==> flow/design.v <==
module spi_master
(
	input                       sys_clk,
	input                       rst,
	output                      nCS,        
	output                      DCLK,       
	output                      MOSI,       
	input                       MISO,       
	input                       CPOL,
	input                       CPHA,
	input                       nCS_ctrl,
	input[15:0]                 clk_div,
	input                       wr_req,
	output                      wr_ack,
	input[7:0]                  data_in,
	output[7:0]                 data_out
);
localparam                   IDLE            = 0;
localparam                   DCLK_EDGE       = 1;
localparam                   DCLK_IDLE       = 2;
localparam                   ACK             = 3;
localparam                   LAST_HALF_CYCLE = 4;
localparam                   ACK_WAIT        = 5;
reg                          DCLK_reg;
reg[7:0]                     MOSI_shift;
reg[7:0]                     MISO_shift;
reg[2:0]                     state;
reg[2:0]                     next_state;
reg [15:0]                   clk_cnt;
reg[4:0]                     clk_edge_cnt;
assign MOSI = MOSI_shift[7];
assign DCLK = DCLK_reg;
assign data_out = MISO_shift;
assign wr_ack = (state == ACK);
assign nCS = nCS_ctrl;
always@(posedge sys_clk or posedge rst)
begin
	if(rst)
		state <= IDLE;
	else
		state <= next_state;
end
always@(*)
begin
	case(state)
		IDLE:
			if(wr_req == 1'b1)
				next_state <= DCLK_IDLE;
			else
				next_state <= IDLE;
		DCLK_IDLE:
			if(clk_cnt == clk_div)
				next_state <= DCLK_EDGE;
			else
				next_state <= DCLK_IDLE;
		DCLK_EDGE:
			if(clk_edge_cnt == 5'd15)
				next_state <= LAST_HALF_CYCLE;
			else
				next_state <= DCLK_IDLE;
		LAST_HALF_CYCLE:
			if(clk_cnt == clk_div)
				next_state <= ACK;
			else
				next_state <= LAST_HALF_CYCLE;
		ACK:
			next_state <= ACK_WAIT;
		ACK_WAIT:
			next_state <= IDLE;
		default:
			next_state <= IDLE;
	endcase
end
always@(posedge sys_clk or posedge rst)
begin
	if(rst)
		DCLK_reg <= 1'b0;
	else if(state == IDLE)
		DCLK_reg <= CPOL;
	else if(state == DCLK_EDGE)
		DCLK_reg <= ~DCLK_reg; 
end
always@(posedge sys_clk or posedge rst)
begin
	if(rst)
		clk_cnt <= 16'd0;
	else if(state == DCLK_IDLE || state == LAST_HALF_CYCLE)
		clk_cnt <= clk_cnt + 16'd1;
	else
		clk_cnt <= 16'd0;
end
always@(posedge sys_clk or posedge rst)
begin
	if(rst)
		clk_edge_cnt <= 5'd0;
	else if(state == DCLK_EDGE)
		clk_edge_cnt <= clk_edge_cnt + 5'd1;
	else if(state == IDLE)
		clk_edge_cnt <= 5'd0;
end
always@(posedge sys_clk or posedge rst)
begin
	if(rst)
		MOSI_shift <= 8'd0;
	else if(state == IDLE && wr_req)
		MOSI_shift <= data_in;
	else if(state == DCLK_EDGE)
		if(CPHA == 1'b0 && clk_edge_cnt[0] == 1'b1)
			MOSI_shift <= {MOSI_shift[6:0],MOSI_shift[7]};
		else if(CPHA == 1'b1 && (clk_edge_cnt != 5'd0 && clk_edge_cnt[0] == 1'b0))
			MOSI_shift <= {MOSI_shift[6:0],MOSI_shift[7]};
end
always@(posedge sys_clk or posedge rst)
begin
	if(rst)
		MISO_shift <= 8'd0;
	else if(state == IDLE && wr_req)
		MISO_shift <= 8'h00;
	else if(state == DCLK_EDGE)
		if(CPHA == 1'b0 && clk_edge_cnt[0] == 1'b0)
			MISO_shift <= {MISO_shift[6:0],MISO};
		else if(CPHA == 1'b1 && (clk_edge_cnt[0] == 1'b1))
			MISO_shift <= {MISO_shift[6:0],MISO};
end
endmodule
module sd_card_cmd(
	input                       sys_clk,
	input                       rst,
	input[15:0]                 spi_clk_div,                   
	input                       cmd_req,                       
	output                      cmd_req_ack,                   
	output reg                  cmd_req_error,                 
	input[47:0]                 cmd,                           
	input[7:0]                  cmd_r1,                        
	input[15:0]                 cmd_data_len,                  
	input                       block_read_req,                
	output reg                  block_read_valid,              
	output reg[7:0]             block_read_data,               
	output                      block_read_req_ack,            
	input                       block_write_req,               
	input[7:0]                  block_write_data,              
	output                      block_write_data_rd,           
	output                      block_write_req_ack,           
	output                      nCS_ctrl,                      
	output reg[15:0]            clk_div,
	output reg                  spi_wr_req,                    
	input                       spi_wr_ack,                    
	output[7:0]                 spi_data_in,                   
	input[7:0]                  spi_data_out                   
);
parameter S_IDLE         = 0;
parameter S_WAIT         = 1;
parameter S_INIT         = 2;
parameter S_CMD_PRE      = 3;
parameter S_CMD          = 4;
parameter S_CMD_DATA     = 5;
parameter S_READ_WAIT    = 6;
parameter S_READ         = 7;
parameter S_READ_ACK     = 8;
parameter S_WRITE_TOKEN  = 9;
parameter S_WRITE_DATA_0 = 10;
parameter S_WRITE_DATA_1 = 11;
parameter S_WRITE_CRC    = 12;
parameter S_WRITE_SUC    = 13;
parameter S_WRITE_BUSY   = 14;
parameter S_WRITE_ACK    = 15;
parameter S_ERR          = 16;
parameter S_END          = 17;
reg[4:0]                      state;
reg                           CS_reg;
reg[15:0]                     byte_cnt;
reg[7:0]                      send_data;
wire[7:0]                     data_recv;
reg[9:0]                      wr_data_cnt;
assign cmd_req_ack = (state == S_END);
assign block_read_req_ack = (state == S_READ_ACK);
assign block_write_req_ack= (state == S_WRITE_ACK);
assign block_write_data_rd = (state == S_WRITE_DATA_0);
assign spi_data_in = send_data;
assign data_recv = spi_data_out;
assign nCS_ctrl = CS_reg;
always@(posedge sys_clk or posedge rst)
begin
	if(rst == 1'b1)
	begin
		CS_reg <= 1'b1;
		spi_wr_req <= 1'b0;
		byte_cnt <= 16'd0;
		clk_div <= 16'd0;
		send_data <= 8'hff;
		state <= S_IDLE;
		cmd_req_error <= 1'b0;
		wr_data_cnt <= 10'd0;
	end
	else
		case(state)
			S_IDLE:
			begin
				state <= S_INIT;
				clk_div <= spi_clk_div;
				CS_reg <= 1'b1;
			end
			S_INIT:
			begin
				if(spi_wr_ack == 1'b1)
				begin
					if(byte_cnt >= 16'd10)
					begin
						byte_cnt <= 16'd0;
						spi_wr_req <= 1'b0;
						state <= S_WAIT;
					end
					begin
						byte_cnt <= byte_cnt + 16'd1;
					end
				end
				else
				begin
					spi_wr_req <= 1'b1;
					send_data <= 8'hff;
				end
			end
			S_WAIT:
			begin
				cmd_req_error <= 1'b0;
				wr_data_cnt <= 10'd0;
				if(cmd_req == 1'b1)
					state <= S_CMD_PRE;
				else if(block_read_req == 1'b1)
					state <= S_READ_WAIT;
				else if(block_write_req == 1'b1)
					state <= S_WRITE_TOKEN;
				clk_div <= spi_clk_div;
			end
			S_CMD_PRE:
			begin
				if(spi_wr_ack == 1'b1)
				begin
					state <= S_CMD;
					spi_wr_req <= 1'b0;
					byte_cnt <= 16'd0;
				end
				else
				begin
					spi_wr_req <= 1'b1;
					CS_reg <= 1'b1;
					send_data <= 8'hff;
				end
			end
			S_CMD:
			begin
				if(spi_wr_ack == 1'b1)
				begin
					if((byte_cnt == 16'hffff) || (data_recv != cmd_r1 && data_recv[7] == 1'b0))
					begin
						state <= S_ERR;
						spi_wr_req <= 1'b0;
						byte_cnt <= 16'd0;
					end
					else if(data_recv == cmd_r1)
					begin
						spi_wr_req <= 1'b0;
						if(cmd_data_len != 16'd0)
						begin
							state <= S_CMD_DATA;
							byte_cnt <= 16'd0;
						end
						else
						begin
							state <= S_END;
							byte_cnt <= 16'd0;
						end
					end
					else
						byte_cnt <=  byte_cnt + 16'd1;
				end
				else
				begin
					spi_wr_req <= 1'b1;
					CS_reg <= 1'b0;
					if(byte_cnt == 16'd0)
						send_data <= (cmd[47:40] | 8'h40);
					else if(byte_cnt == 16'd1)
						send_data <= cmd[39:32];
					else if(byte_cnt == 16'd2)
						send_data <= cmd[31:24];
					else if(byte_cnt == 16'd3)
						send_data <= cmd[23:16];
					else if(byte_cnt == 16'd4)
						send_data <= cmd[15:8];
					else if(byte_cnt == 16'd5)
						send_data <= cmd[7:0];
					else
						send_data <= 8'hff;
				end
			end
			S_CMD_DATA:
			begin
				if(spi_wr_ack == 1'b1)
				begin
					if(byte_cnt == cmd_data_len - 16'd1)
					begin
						state <= S_END;
						spi_wr_req <= 1'b0;
						byte_cnt <= 16'd0;
					end
					else
					begin
						byte_cnt <= byte_cnt + 16'd1;
					end
				end
				else
				begin
					spi_wr_req <= 1'b1;
					send_data <= 8'hff;
				end
			end
			S_READ_WAIT:
			begin
				if(spi_wr_ack == 1'b1 && data_recv == 8'hfe)
				begin
					spi_wr_req <= 1'b0;
					state <= S_READ;
					byte_cnt <= 16'd0;
				end
				else
				begin
					spi_wr_req <= 1'b1;
					send_data <= 8'hff;
				end
			end
			S_READ:
			begin
				if(spi_wr_ack == 1'b1)
				begin
					if(byte_cnt == 16'd513)
					begin
						state <= S_READ_ACK;
						spi_wr_req <= 1'b0;
						byte_cnt <= 16'd0;
					end
					else
					begin
						byte_cnt <= byte_cnt + 16'd1;
					end
				end
				else
				begin
					spi_wr_req <= 1'b1;
					send_data <= 8'hff;
				end
			end
			S_WRITE_TOKEN:
				if(spi_wr_ack == 1'b1)
				begin
					state <= S_WRITE_DATA_0;
					spi_wr_req <= 1'b0;
					byte_cnt <= 16'd0;  
				end
				else
				begin
					spi_wr_req <= 1'b1;
					send_data <= 8'hfe;
				end
			S_WRITE_DATA_0:
			begin
				state <= S_WRITE_DATA_1;
				wr_data_cnt <= wr_data_cnt + 10'd1;
			end
			S_WRITE_DATA_1:
			begin
				if(spi_wr_ack == 1'b1 && wr_data_cnt == 10'd512)
				begin
					state <= S_WRITE_CRC;
					spi_wr_req <= 1'b0;
				end
				else if(spi_wr_ack == 1'b1)
				begin
					state <= S_WRITE_DATA_0;
					spi_wr_req <= 1'b0;
				end
				else
				begin
					spi_wr_req <= 1'b1;
					send_data <= block_write_data;
				end
			end
			S_WRITE_CRC:
			begin
				if(spi_wr_ack == 1'b1)
				begin
					if(byte_cnt == 16'd1)
					begin
						state <= S_WRITE_SUC;
						spi_wr_req <= 1'b0;
						byte_cnt <= 16'd0;
					end
					else
					begin
						byte_cnt <= byte_cnt + 16'd1;
					end
				end
				else
				begin
					spi_wr_req <= 1'b1;
					send_data <= 8'hff;
				end
			end
			S_WRITE_SUC :
			begin
				if(spi_wr_ack == 1'b1)
				begin
					if(data_recv[4:0] == 5'b00101)
					begin
						state <= S_WRITE_BUSY;
						spi_wr_req <= 1'b0;
					end
				end
				else
				begin
					spi_wr_req <= 1'b1;
					send_data <= 8'hff;
				end
			end
			S_WRITE_BUSY :
			begin
				if(spi_wr_ack == 1'b1)
				begin
					if(data_recv == 8'hff)
					begin
						state <= S_WRITE_ACK;
						spi_wr_req <= 1'b0;
					end
				end
				else
				begin
					spi_wr_req <= 1'b1;
					send_data <= 8'hff;
				end
			end
			S_ERR:
			begin
				state <= S_END;
				cmd_req_error <= 1'b1;
			end
			S_READ_ACK,S_WRITE_ACK,S_END:
			begin
				state <= S_WAIT;
			end
			default:
				state <= S_IDLE;
		endcase
end
always@(posedge sys_clk or posedge rst)
begin
	if(rst == 1'b1)
		block_read_valid <= 1'b0;
	else if(state == S_READ && byte_cnt < 16'd512)
		block_read_valid <= spi_wr_ack;
	else
		block_read_valid <= 1'b0;
end
always@(posedge sys_clk or posedge rst)
begin
	if(rst == 1'b1)
		block_read_data <= 8'd0;
	else if(state == S_READ && spi_wr_ack == 1'b1)
		block_read_data <= data_recv;
end
endmodule
module sd_card_sec_read_write
#(
	parameter  SPI_LOW_SPEED_DIV = 248,          
	parameter  SPI_HIGH_SPEED_DIV = 0            
)
(
	input            clk,
	input            rst,
	output reg       sd_init_done,
	input            sd_sec_read,
	input[31:0]      sd_sec_read_addr,
	output[7:0]      sd_sec_read_data,
	output           sd_sec_read_data_valid,
	output           sd_sec_read_end,
	input            sd_sec_write,
	input[31:0]      sd_sec_write_addr,
	input[7:0]       sd_sec_write_data,
	output           sd_sec_write_data_req,
	output           sd_sec_write_end,
	output reg[15:0] spi_clk_div,
	output reg       cmd_req,
	input            cmd_req_ack,
	input            cmd_req_error,
	output reg[47:0] cmd,
	output reg[7:0]  cmd_r1,
	output reg[15:0] cmd_data_len,
	output reg       block_read_req,
	input            block_read_valid,
	input[7:0]       block_read_data,
	input            block_read_req_ack,
	output reg       block_write_req,
	output[7:0]      block_write_data,
	input            block_write_data_rd,
	input            block_write_req_ack
);
reg[7:0] read_data;
reg[31:0] timer;
localparam S_IDLE               = 0;
localparam S_CMD0               = 1;
localparam S_CMD8               = 2;
localparam S_CMD55              = 3;
localparam S_CMD41              = 4;
localparam S_CMD17              = 5;
localparam S_READ               = 6;
localparam S_CMD24              = 7;
localparam S_WRITE              = 8;
localparam S_ERR                = 14;
localparam S_WRITE_END          = 15;
localparam S_READ_END           = 16;
localparam S_WAIT_READ_WRITE    = 17;
localparam S_CMD16              = 18;
reg[4:0]                       state;
reg[31:0]                      sec_addr;
assign sd_sec_read_data_valid = (state == S_READ) && block_read_valid;
assign sd_sec_read_data = block_read_data;
assign sd_sec_read_end = (state == S_READ_END);
assign sd_sec_write_data_req = (state == S_WRITE) && block_write_data_rd;
assign block_write_data = sd_sec_write_data;
assign sd_sec_write_end = (state == S_WRITE_END);
always@(posedge clk or posedge rst)
begin
	if(rst == 1'b1)
	begin
		state <= S_IDLE;
		cmd_req <= 1'b0;
		cmd_data_len <= 16'd0;
		cmd_r1 <= 8'd0;
		cmd <= 48'd0;
		spi_clk_div <= SPI_LOW_SPEED_DIV[15:0];
		block_write_req <= 1'b0;
		block_read_req <= 1'b0;
		sec_addr <= 32'd0;
		sd_init_done <= 1'b0;
	end
	else
		case(state)
			S_IDLE:
			begin
				state <= S_CMD0;
				sd_init_done <= 1'b0;
				spi_clk_div <= SPI_LOW_SPEED_DIV[15:0];
			end
			S_CMD0:
			begin
				if(cmd_req_ack & ~cmd_req_error)
				begin
					state <= S_CMD8;
					cmd_req <= 1'b0;
				end
				else
				begin
					cmd_req <= 1'b1;
					cmd_data_len <= 16'd0;
					cmd_r1 <= 8'h01;
					cmd <= {8'd0,8'h00,8'h00,8'h00,8'h00,8'h95};
				end
			end
			S_CMD8:
			begin
				if(cmd_req_ack & ~cmd_req_error)
				begin
					state <= S_CMD55;
					cmd_req <= 1'b0;
				end
				else
				begin
					cmd_req <= 1'b1;
					cmd_data_len <= 16'd4;
					cmd_r1 <= 8'h01;
					cmd <= {8'd8,8'h00,8'h00,8'h01,8'haa,8'h87};
				end
			end
			S_CMD55:
			begin
				if(cmd_req_ack & ~cmd_req_error)
				begin
					state <= S_CMD41;
					cmd_req <= 1'b0;
				end
				else
				begin
					cmd_req <= 1'b1;
					cmd_data_len <= 16'd0;
					cmd_r1 <= 8'h01;
					cmd <= {8'd55,8'h00,8'h00,8'h00,8'h00,8'hff};
				end
			end
			S_CMD41:
			begin
				if(cmd_req_ack & ~cmd_req_error)
				begin
					state <= S_CMD16;
					cmd_req <= 1'b0;
					sd_init_done <= 1'b1;
					spi_clk_div <= SPI_HIGH_SPEED_DIV[15:0];
				end
				else if(cmd_req_ack)
				begin
					state <= S_CMD55;
				end
				else
				begin
					cmd_req <= 1'b1;
					cmd_data_len <= 16'd0;
					cmd_r1 <= 8'h00;
					cmd <= {8'd41,8'h40,8'h00,8'h00,8'h00,8'hff};
				end
			end
			S_CMD16:
			begin
				if(cmd_req_ack & ~cmd_req_error)
				begin
					state <= S_WAIT_READ_WRITE;
					cmd_req <= 1'b0;
					sd_init_done <= 1'b1;
					spi_clk_div <= SPI_HIGH_SPEED_DIV[15:0];
				end
				else if(cmd_req_ack)
				begin
					state <= S_CMD55;
				end
				else
				begin
					cmd_req <= 1'b1;
					cmd_data_len <= 16'd0;
					cmd_r1 <= 8'h00;
					cmd <= {8'd16,32'd512,8'hff};
				end
			end			
			S_WAIT_READ_WRITE:
			begin
				if(sd_sec_write ==  1'b1)
				begin
					state <= S_CMD24;
					sec_addr <= sd_sec_write_addr;
				end
				else if(sd_sec_read == 1'b1)
				begin
					state <= S_CMD17;
					sec_addr <= sd_sec_read_addr;
				end
				spi_clk_div <= 16'd0;
			end
			S_CMD24:
			begin
				if(cmd_req_ack & ~cmd_req_error)
				begin
					state <= S_WRITE;
					cmd_req <= 1'b0;
				end
				else
				begin
					cmd_req <= 1'b1;
					cmd_data_len <= 16'd0;
					cmd_r1 <= 8'h00;
					cmd <= {8'd24,sec_addr,8'hff};
				end
			end
			S_WRITE:
			begin
				if(block_write_req_ack == 1'b1)
				begin
					block_write_req <= 1'b0;
					state <= S_WRITE_END;
				end
				else
					block_write_req <= 1'b1;
			end
			S_CMD17:
			begin
				if(cmd_req_ack & ~cmd_req_error)
				begin
					state <= S_READ;
					cmd_req <= 1'b0;
				end
				else
				begin
					cmd_req <= 1'b1;
					cmd_data_len <= 16'd0;
					cmd_r1 <= 8'h00;
					cmd <= {8'd17,sec_addr,8'hff};
				end
			end
			S_READ:
			begin
				if(block_read_req_ack)
				begin
					state <= S_READ_END;
					block_read_req <= 1'b0;
				end
				else
				begin
					block_read_req <= 1'b1;
				end
			end
			S_WRITE_END:
			begin
				state <= S_WAIT_READ_WRITE;
			end
			S_READ_END:
			begin
				state <= S_WAIT_READ_WRITE;
			end
			default:
				state <= S_IDLE;
		endcase
end
endmodule
module sd_card_top
#(
	parameter  SPI_LOW_SPEED_DIV = 248,          
	parameter  SPI_HIGH_SPEED_DIV = 0            
)
(
	input            clk,
	input            rst,
	output           SD_nCS,                     
	output           SD_DCLK,                    
	output           SD_MOSI,                    
	input            SD_MISO,                    
	output           sd_init_done,               
	input            sd_sec_read,                
	input[31:0]      sd_sec_read_addr,           
	output[7:0]      sd_sec_read_data,           
	output           sd_sec_read_data_valid,     
	output           sd_sec_read_end,            
	input            sd_sec_write,               
	input[31:0]      sd_sec_write_addr,          
	input[7:0]       sd_sec_write_data,          
	output           sd_sec_write_data_req,      
	output           sd_sec_write_end            
);
wire[15:0]           spi_clk_div;                
wire                 cmd_req;                    
wire                 cmd_req_ack;                
wire                 cmd_req_error;              
wire[47:0]           cmd;                        
wire[7:0]            cmd_r1;                     
wire[15:0]           cmd_data_len;               
wire                 block_read_req;             
wire                 block_read_valid;           
wire[7:0]            block_read_data;            
wire                 block_read_req_ack;         
wire                 block_write_req;            
wire[7:0]            block_write_data;           
wire                 block_write_data_rd;        
wire                 block_write_req_ack;        
wire                 nCS_ctrl;                   
wire                 spi_wr_req;                 
wire                 spi_wr_ack;                 
wire[7:0]            spi_data_in;                
wire[7:0]            spi_data_out;               
wire[15:0]           clk_div;
sd_card_sec_read_write
#(
	.SPI_LOW_SPEED_DIV(SPI_LOW_SPEED_DIV),
	.SPI_HIGH_SPEED_DIV(SPI_HIGH_SPEED_DIV)
)
sd_card_sec_read_write_m0(
	.clk                            (clk                    ),
	.rst                            (rst                    ),
	.sd_init_done                   (sd_init_done           ),
	.sd_sec_read                    (sd_sec_read            ),
	.sd_sec_read_addr               (sd_sec_read_addr       ),
	.sd_sec_read_data               (sd_sec_read_data       ),
	.sd_sec_read_data_valid         (sd_sec_read_data_valid ),
	.sd_sec_read_end                (sd_sec_read_end        ),
	.sd_sec_write                   (sd_sec_write           ),
	.sd_sec_write_addr              (sd_sec_write_addr      ),
	.sd_sec_write_data              (sd_sec_write_data      ),
	.sd_sec_write_data_req          (sd_sec_write_data_req  ),
	.sd_sec_write_end               (sd_sec_write_end       ),
	.spi_clk_div                    (spi_clk_div            ),
	.cmd_req                        (cmd_req                ),
	.cmd_req_ack                    (cmd_req_ack            ),
	.cmd_req_error                  (cmd_req_error          ),
	.cmd                            (cmd                    ),
	.cmd_r1                         (cmd_r1                 ),
	.cmd_data_len                   (cmd_data_len           ),
	.block_read_req                 (block_read_req         ),
	.block_read_valid               (block_read_valid       ),
	.block_read_data                (block_read_data        ),
	.block_read_req_ack             (block_read_req_ack     ),
	.block_write_req                (block_write_req        ),
	.block_write_data               (block_write_data       ),
	.block_write_data_rd            (block_write_data_rd    ),
	.block_write_req_ack            (block_write_req_ack    )
);
sd_card_cmd sd_card_cmd_m0(
	.sys_clk                        (clk                    ),
	.rst                            (rst                    ),
	.spi_clk_div                    (spi_clk_div            ),
	.cmd_req                        (cmd_req                ),
	.cmd_req_ack                    (cmd_req_ack            ),
	.cmd_req_error                  (cmd_req_error          ),
	.cmd                            (cmd                    ),
	.cmd_r1                         (cmd_r1                 ),
	.cmd_data_len                   (cmd_data_len           ),
	.block_read_req                 (block_read_req         ),
	.block_read_req_ack             (block_read_req_ack     ),
	.block_read_data                (block_read_data        ),
	.block_read_valid               (block_read_valid       ),
	.block_write_req                (block_write_req        ),
	.block_write_data               (block_write_data       ),
	.block_write_data_rd            (block_write_data_rd    ),
	.block_write_req_ack            (block_write_req_ack    ),
	.nCS_ctrl                       (nCS_ctrl               ),
	.clk_div                        (clk_div                ),
	.spi_wr_req                     (spi_wr_req             ),
	.spi_wr_ack                     (spi_wr_ack             ),
	.spi_data_in                    (spi_data_in            ),
	.spi_data_out                   (spi_data_out           )
);
spi_master spi_master_m0(
	.sys_clk                        (clk                    ),
	.rst                            (rst                    ),
	.nCS                            (SD_nCS                 ),
	.DCLK                           (SD_DCLK                ),
	.MOSI                           (SD_MOSI                ),
	.MISO                           (SD_MISO                ),
	.clk_div                        (clk_div                ),
	.CPOL                           (1'b1                   ),
	.CPHA                           (1'b1                   ),
	.nCS_ctrl                       (nCS_ctrl               ),
	.wr_req                         (spi_wr_req             ),
	.wr_ack                         (spi_wr_ack             ),
	.data_in                        (spi_data_in            ),
	.data_out                       (spi_data_out           )
);
endmodule
# Step by step through the tools: sd_card_top
# What the tools print for sd_card_top, step after step.
# Line numbers count from 1 in the design file above.
# Cell names lack the library's common part.
inputs:
  top: "sd_card_top"
  clock_port: "clk"
  cell_library: "sky130hd"
  corner: "tt_025C_1v80"

# Elaborated design
# Counts by Yosys on the flattened word-level netlist (proc, flatten, opt, wreduce; memories kept). Register bits leave out memories and registers merged into their read ports (data or address). Print and check cells are left out. Cells with the same type and inputs are merged into one.
op_classes:
  addsub: 5
  n_cmp: 2
  n_eq: 105
  mux: 136
  logic: 5
  reduce_and_logical: 55
ops:
  columns: ["cell", "n"]
  rows:
  - ["48-bit two-way mux", 9]
  - ["48-bit parallel mux with 7-bit select", 1]
  - ["16-bit two-way mux", 18]
  - ["5-bit two-way mux", 37]
  - ["8-bit two-way mux", 22]
  - ["16-bit parallel mux with 7-bit select", 1]
  - ["16-bit parallel mux with 3-bit select", 2]
  - ["5-bit parallel mux with 16-bit select", 1]
  - ["32-bit two-way mux", 2]
  - ["5-bit parallel mux with 12-bit select", 1]
  - ["5-bit by 4-bit == test with 1-bit output (second input constant)", 11]
  - ["2-bit by 1-bit != test with 1-bit output (second input constant)", 24]
  - ["5-bit by 3-bit == test with 1-bit output (second input constant)", 9]
  - ["2-bit != test (second input constant)", 21]
  - ["8-bit parallel mux with 5-bit select", 1]
  - ["16-bit by 1-bit adder with 16-bit output (second input constant)", 2]
  - ["16-bit == test", 2]
  - ["16-bit by 2-bit == test with 1-bit output (second input constant)", 2]
  - ["16-bit by 3-bit == test with 1-bit output (second input constant)", 2]
  - ["1-bit two-way mux", 29]
  - ["5-bit == test (second input constant)", 5]
  - ["3-bit != test (second input constant)", 8]
  - ["8-bit AND reduction", 3]
  - ["8-bit parallel mux with 3-bit select", 1]
  - ["5-bit by 2-bit == test with 1-bit output (second input constant)", 4]
  - ["10-bit parallel mux with 2-bit select", 1]
  - ["17-bit AND reduction", 1]
  - ["16-bit by 1-bit subtractor with 16-bit output (second input constant)", 1]
# Not listed: further kinds 48, cells in them 87.
bits:
  reg_bits: 237
  inputBits: 77
  wordCells: 334

# Depth
# Longest topological path by Yosys (ltp), each cell counted once; first at word level (registers and memories cut), then after technology mapping (sequential cells cut; the memories' decode and read muxes count).
logic_depth:
  depth_word: 9
  ABC_AREA: 0
  mapped_depth: 9
  mapped_depth_nobuf: 8

# After synthesis
# The flow's flattened synthesis, as Yosys stat reports it; memories are mapped. The netlist is that of the ABC_AREA named above (0 if unset); the other value can give another one.
# The area totals of this step are shown rounded.
by_type:
  columns: ["type", "n"]
  rows:
  - ["dfrtp_1", 189]
  - ["nand2_1", 179]
  - ["o21ai_0", 88]
  - ["mux2i_1", 42]
  - ["nand3_1", 74]
  - ["dfstp_2", 12]
  - ["nor2_1", 56]
  - ["a21oi_1", 30]
  - ["clkbuf_1", 39]
  - ["ha_1", 11]
  - ["inv_1", 33]
  - ["mux2_2", 10]
  - ["nand4_1", 18]
  - ["a22o_1", 12]
  - ["and3_1", 16]
  - ["xor2_1", 11]
  - ["nor2b_1", 13]
  - ["nor3_1", 16]
# Other cell types: 50; their cells: 172.
synth_totals:
  mapped_cells: 1021
  mapped_area_um2: 9700
  seq_area_um2: 5000
  ffs: 201
  n_buf: 53
# The figures by module come from a second, unflattened synthesis with its own total; it is not the netlist above.
hier_totals:
  cells_unflattened: 1199
  area_unflattened_um2: 12000
# Each row is one instance without its submodules.
by_module:
  columns: ["module", "instances", "n_cells", "mod_area_um2", "mod_seq_area_um2"]
  rows:
  - ["sd_card_cmd", 1, 527, 4800, 2000]
  - ["sd_card_sec_read_write", 1, 449, 4600, 2300]
  - ["spi_master", 1, 222, 2200, 1100]
  - ["sd_card_top", 1, 1, 3.8, 0.0]

# Path before layout
# Source: OpenSTA report_checks on the synthesized netlist (no wires, ideal clock, input and output delay 20% of the period each), path of least setup slack; recovery checks are left aside. Register names are those of the netlist, which keeps one name where synthesis merged equal registers.
synth_timing:
  path_kind: "reg2reg"
  from: "register sd_card_cmd_m0.byte_cnt[0]"
  to: "register sd_card_cmd_m0.byte_cnt[15]"
  tclk_ns: 5.0
  setup_time_ns: 0.133
  t_first_pin_ns: 0.000
  t_arrival_ns: 2.313
  required_time_ns: 4.867
  slack_ns: 2.555
  path_delay_ns: 2.446
  driving_pins: 9
  synth_period_reached_ns: 2.445
# "path_delay_ns" is the arrival time less input delay plus setup time.
# "driving_pins" counts driving pins, that of a launching flip-flop among them; a cell with two outputs on the path counts twice.
# "synth_period_reached_ns" is the clock period less the worst setup slack; recovery checks do not enter. This is arithmetic on one report: input and output delays are still those of the set period (20% each).
# Between the ends stands the longest chain of elaborated cells between them, by number of cells; it is not shown to be the way that was timed. Of several equally long chains one is given.
# Each line given opens the expression or statement behind the cell; cells for indexed reads and writes are added by Yosys, which also makes memories of some case tables.
# At most two assigning lines are given for a register; there are more.
synth_between:
  path_cell_list: "dfrtp_1 > ha_1 > nor3b_1 > nand4_1 > a32o_1 > nor3b_4 > buf_4 > a2bb2oi_1 > o31ai_1"
  elab_chain_cells: 5
synth_rtl:
  columns: ["element", "line", "source"]
  rows:
  - ["from (decl)", 171, "reg[15:0]                     byte_cnt;"]
  - ["from (assign)", 214, "byte_cnt <= byte_cnt + 16'd1;"]
  - ["from (assign)", 275, "byte_cnt <= byte_cnt + 16'd1;"]
  - ["16-bit by 1-bit adder with 16-bit output", 275, null]
  - ["16-bit two-way mux", 260, "else if(data_recv == cmd_r1)"]
  - ["16-bit two-way mux", 254, "if((byte_cnt == 16'hffff) || (data_recv != cmd_r1 && data_recv[7] == 1'b0))"]
  - ["16-bit two-way mux", 252, "if(spi_wr_ack == 1'b1)"]
  - ["16-bit parallel mux with 7-bit select", 196, "case(state)"]
  - ["to (assign)", 214, null]
  - ["to (assign)", 275, null]
  - ["to (decl)", 171, null]

# Worst path after layout
# Path of least setup slack in the final report of entry A (OpenROAD, finished layout, wires in). Where an end is a register, its clock arrival counts in the times.
layout_timing:
  path_kind: "reg2reg"
  from: "register sd_card_cmd_m0.byte_cnt[1]"
  to: "register sd_card_cmd_m0.byte_cnt[7]"
  tclk_ns: 6.14
  setup_time_ns: 0.09
  t_first_pin_ns: 0.51
  t_arrival_ns: 3.87
  required_time_ns: 6.55
  slack_ns: 2.68
  driving_pins: 8
# Between the ends stands the longest chain of elaborated cells between them, by number of cells; it is not shown to be the way that was timed. Of several equally long chains one is given.
# At most two assigning lines are given for a register; there are more.
layout_between:
  path_cell_list: "dfrtp_1 > ha_1 > nand3_1 > nor4_1 > a31oi_1 > nor3b_4 > nor2_1 > a22o_1"
  elab_chain_cells: 5
layout_rtl:
  columns: ["element", "line", "source"]
  rows:
  - ["from (decl)", 171, "reg[15:0]                     byte_cnt;"]
  - ["from (assign)", 214, "byte_cnt <= byte_cnt + 16'd1;"]
  - ["from (assign)", 275, "byte_cnt <= byte_cnt + 16'd1;"]
  - ["16-bit by 1-bit adder with 16-bit output", 275, null]
  - ["16-bit two-way mux", 260, "else if(data_recv == cmd_r1)"]
  - ["16-bit two-way mux", 254, "if((byte_cnt == 16'hffff) || (data_recv != cmd_r1 && data_recv[7] == 1'b0))"]
  - ["16-bit two-way mux", 252, "if(spi_wr_ack == 1'b1)"]
  - ["16-bit parallel mux with 7-bit select", 196, "case(state)"]
  - ["to (assign)", 214, null]
  - ["to (assign)", 275, null]
  - ["to (decl)", 171, null]

# Record of 6 stored runs of the RTL-to-layout flow on sd_card_top, platform sky130hd. The runs are unordered. Constraints: input delay and output delay 20% of the set period each, output load 0.01 pF.
# "timing.achieved_period_ns" = clock period - worst setup slack. The figure is calculated, with input and output delays left at 20% of the set period.
# "worst_path_time_ns" means the part of the period allowed to the worst setup path (the constraints hold back 20% at inputs and 20% at outputs) less its slack; where the path has registers, the arrival times of their clocks count too.
# "total_power_mw" rests on the timing tool's default activity at the inputs, not on a simulated workload.
# The measured numbers are rounded.
runs:
  - name: "entry A"
    settings:
      CORE_MARGIN: 8
      CORE_UTILIZATION: 31
      CTS_CLUSTER_DIAMETER: 379
      CTS_CLUSTER_SIZE: 38
      GPL_ROUTABILITY_DRIVEN: 0
      GPL_TIMING_DRIVEN: 0
      MAX_ROUTING_LAYER: "met5"
      MIN_ROUTING_LAYER: "met2"
      PLACE_DENSITY_LB_ADDON: 0.02
      SETUP_SLACK_MARGIN: -0.34
      TNS_END_PERCENT: 80
      period_ns: 6.14
      CAP_MARGIN: 20
      SLEW_MARGIN: 20
    results:
      finish.utilization_pct: 37
      ws_setup_ns: 2.7
      total_power_mw: 2.2
      timing.setup.tns_ns: 0.000
      timing.achieved_period_ns: 3.457
      worst_path_time_ns: 3.46
      worstPathKind: "reg2reg"
      yosys_chip_area_um2: 9700
      cell_area_final_um2: 11000
      hold_worst_slack_ns: 0.40
      design_die_area_um2: 37000
  - name: "entry B"
    settings:
      ABC_AREA: 1
      CAP_MARGIN: 30
      CELL_PAD_IN_SITES_DETAIL_PLACEMENT: 1
      CELL_PAD_IN_SITES_GLOBAL_PLACEMENT: 2
      CORE_MARGIN: 8
      CORE_UTILIZATION: 26
      CTS_CLUSTER_DIAMETER: 371
      CTS_CLUSTER_SIZE: 23
      GPL_ROUTABILITY_DRIVEN: 0
      GPL_TIMING_DRIVEN: 1
      MIN_ROUTING_LAYER: "met2"
      SETUP_SLACK_MARGIN: 0.25
      SLEW_MARGIN: 10
      TNS_END_PERCENT: 55
      period_ns: 3.35
    results:
      finish.utilization_pct: 31
      ws_setup_ns: 0.92
      total_power_mw: 4.7
      timing.setup.tns_ns: 0.000
      timing.achieved_period_ns: 2.427
      worst_path_time_ns: 1.76
      worstPathKind: "reg2out"
      yosys_chip_area_um2: 9900
      cell_area_final_um2: 12000
      hold_worst_slack_ns: 0.46
      design_die_area_um2: 44000
  - name: "entry C"
    settings:
      ABC_AREA: 0
      CAP_MARGIN: 40
      CELL_PAD_IN_SITES_GLOBAL_PLACEMENT: 1
      CORE_ASPECT_RATIO: 1.35
      CORE_UTILIZATION: 39
      CTS_CLUSTER_DIAMETER: 40
      CTS_CLUSTER_SIZE: 16
      GPL_TIMING_DRIVEN: 0
      HOLD_SLACK_MARGIN: 0.11
      MAX_ROUTING_LAYER: "met4"
      PLACE_DENSITY_LB_ADDON: 0.09
      SETUP_SLACK_MARGIN: 0.01
      SLEW_MARGIN: 0
      TNS_END_PERCENT: 25
      period_ns: 4.31
      CORE_MARGIN: 2
    results:
      finish.utilization_pct: 49
      ws_setup_ns: 1.1
      total_power_mw: 4.4
      timing.setup.tns_ns: 0.000
      timing.achieved_period_ns: 3.209
      worst_path_time_ns: 3.21
      worstPathKind: "reg2reg"
      yosys_chip_area_um2: 9700
      cell_area_final_um2: 12000
      hold_worst_slack_ns: 0.39
      design_die_area_um2: 26000
  - name: "entry D"
    settings:
      CAP_MARGIN: 30
      CELL_PAD_IN_SITES_DETAIL_PLACEMENT: 1
      CORE_MARGIN: 9
      SETUP_SLACK_MARGIN: 0.77
      TNS_END_PERCENT: 55
      period_ns: 3.35
      CORE_UTILIZATION: 40
      SLEW_MARGIN: 20
    results:
      finish.utilization_pct: 51
      ws_setup_ns: 0.87
      total_power_mw: 5.4
      timing.setup.tns_ns: 0.000
      timing.achieved_period_ns: 2.480
      worst_path_time_ns: 2.48
      worstPathKind: "reg2reg"
      yosys_chip_area_um2: 9700
      cell_area_final_um2: 12000
      hold_worst_slack_ns: 0.44
      design_die_area_um2: 30000
  - name: "entry E"
    settings:
      ABC_AREA: 1
      CELL_PAD_IN_SITES_DETAIL_PLACEMENT: 2
      CORE_ASPECT_RATIO: 0.68
      CORE_MARGIN: 6
      CORE_UTILIZATION: 52
      CTS_CLUSTER_DIAMETER: 153
      GPL_ROUTABILITY_DRIVEN: 0
      GPL_TIMING_DRIVEN: 1
      MAX_ROUTING_LAYER: "met5"
      MIN_ROUTING_LAYER: "met2"
      PLACE_DENSITY_LB_ADDON: 0.29
      SETUP_SLACK_MARGIN: 1.21
      TNS_END_PERCENT: 30
      period_ns: 5.58
      CAP_MARGIN: 20
      SLEW_MARGIN: 20
    outcome: "no final report: placement broke off with DPL-0033"
  - name: "entry F"
    settings:
      CORE_UTILIZATION: 40
      SETUP_SLACK_MARGIN: 0.38
      period_ns: 3.58
      CAP_MARGIN: 20
      CORE_MARGIN: 2
      SLEW_MARGIN: 20
    results:
      finish.utilization_pct: 50
      ws_setup_ns: 0.61
      total_power_mw: 5.1
      timing.setup.tns_ns: 0.000
      timing.achieved_period_ns: 2.967
      worst_path_time_ns: 2.97
      worstPathKind: "reg2reg"
      yosys_chip_area_um2: 9700
      cell_area_final_um2: 12000
      hold_worst_slack_ns: 0.43
      design_die_area_um2: 25000
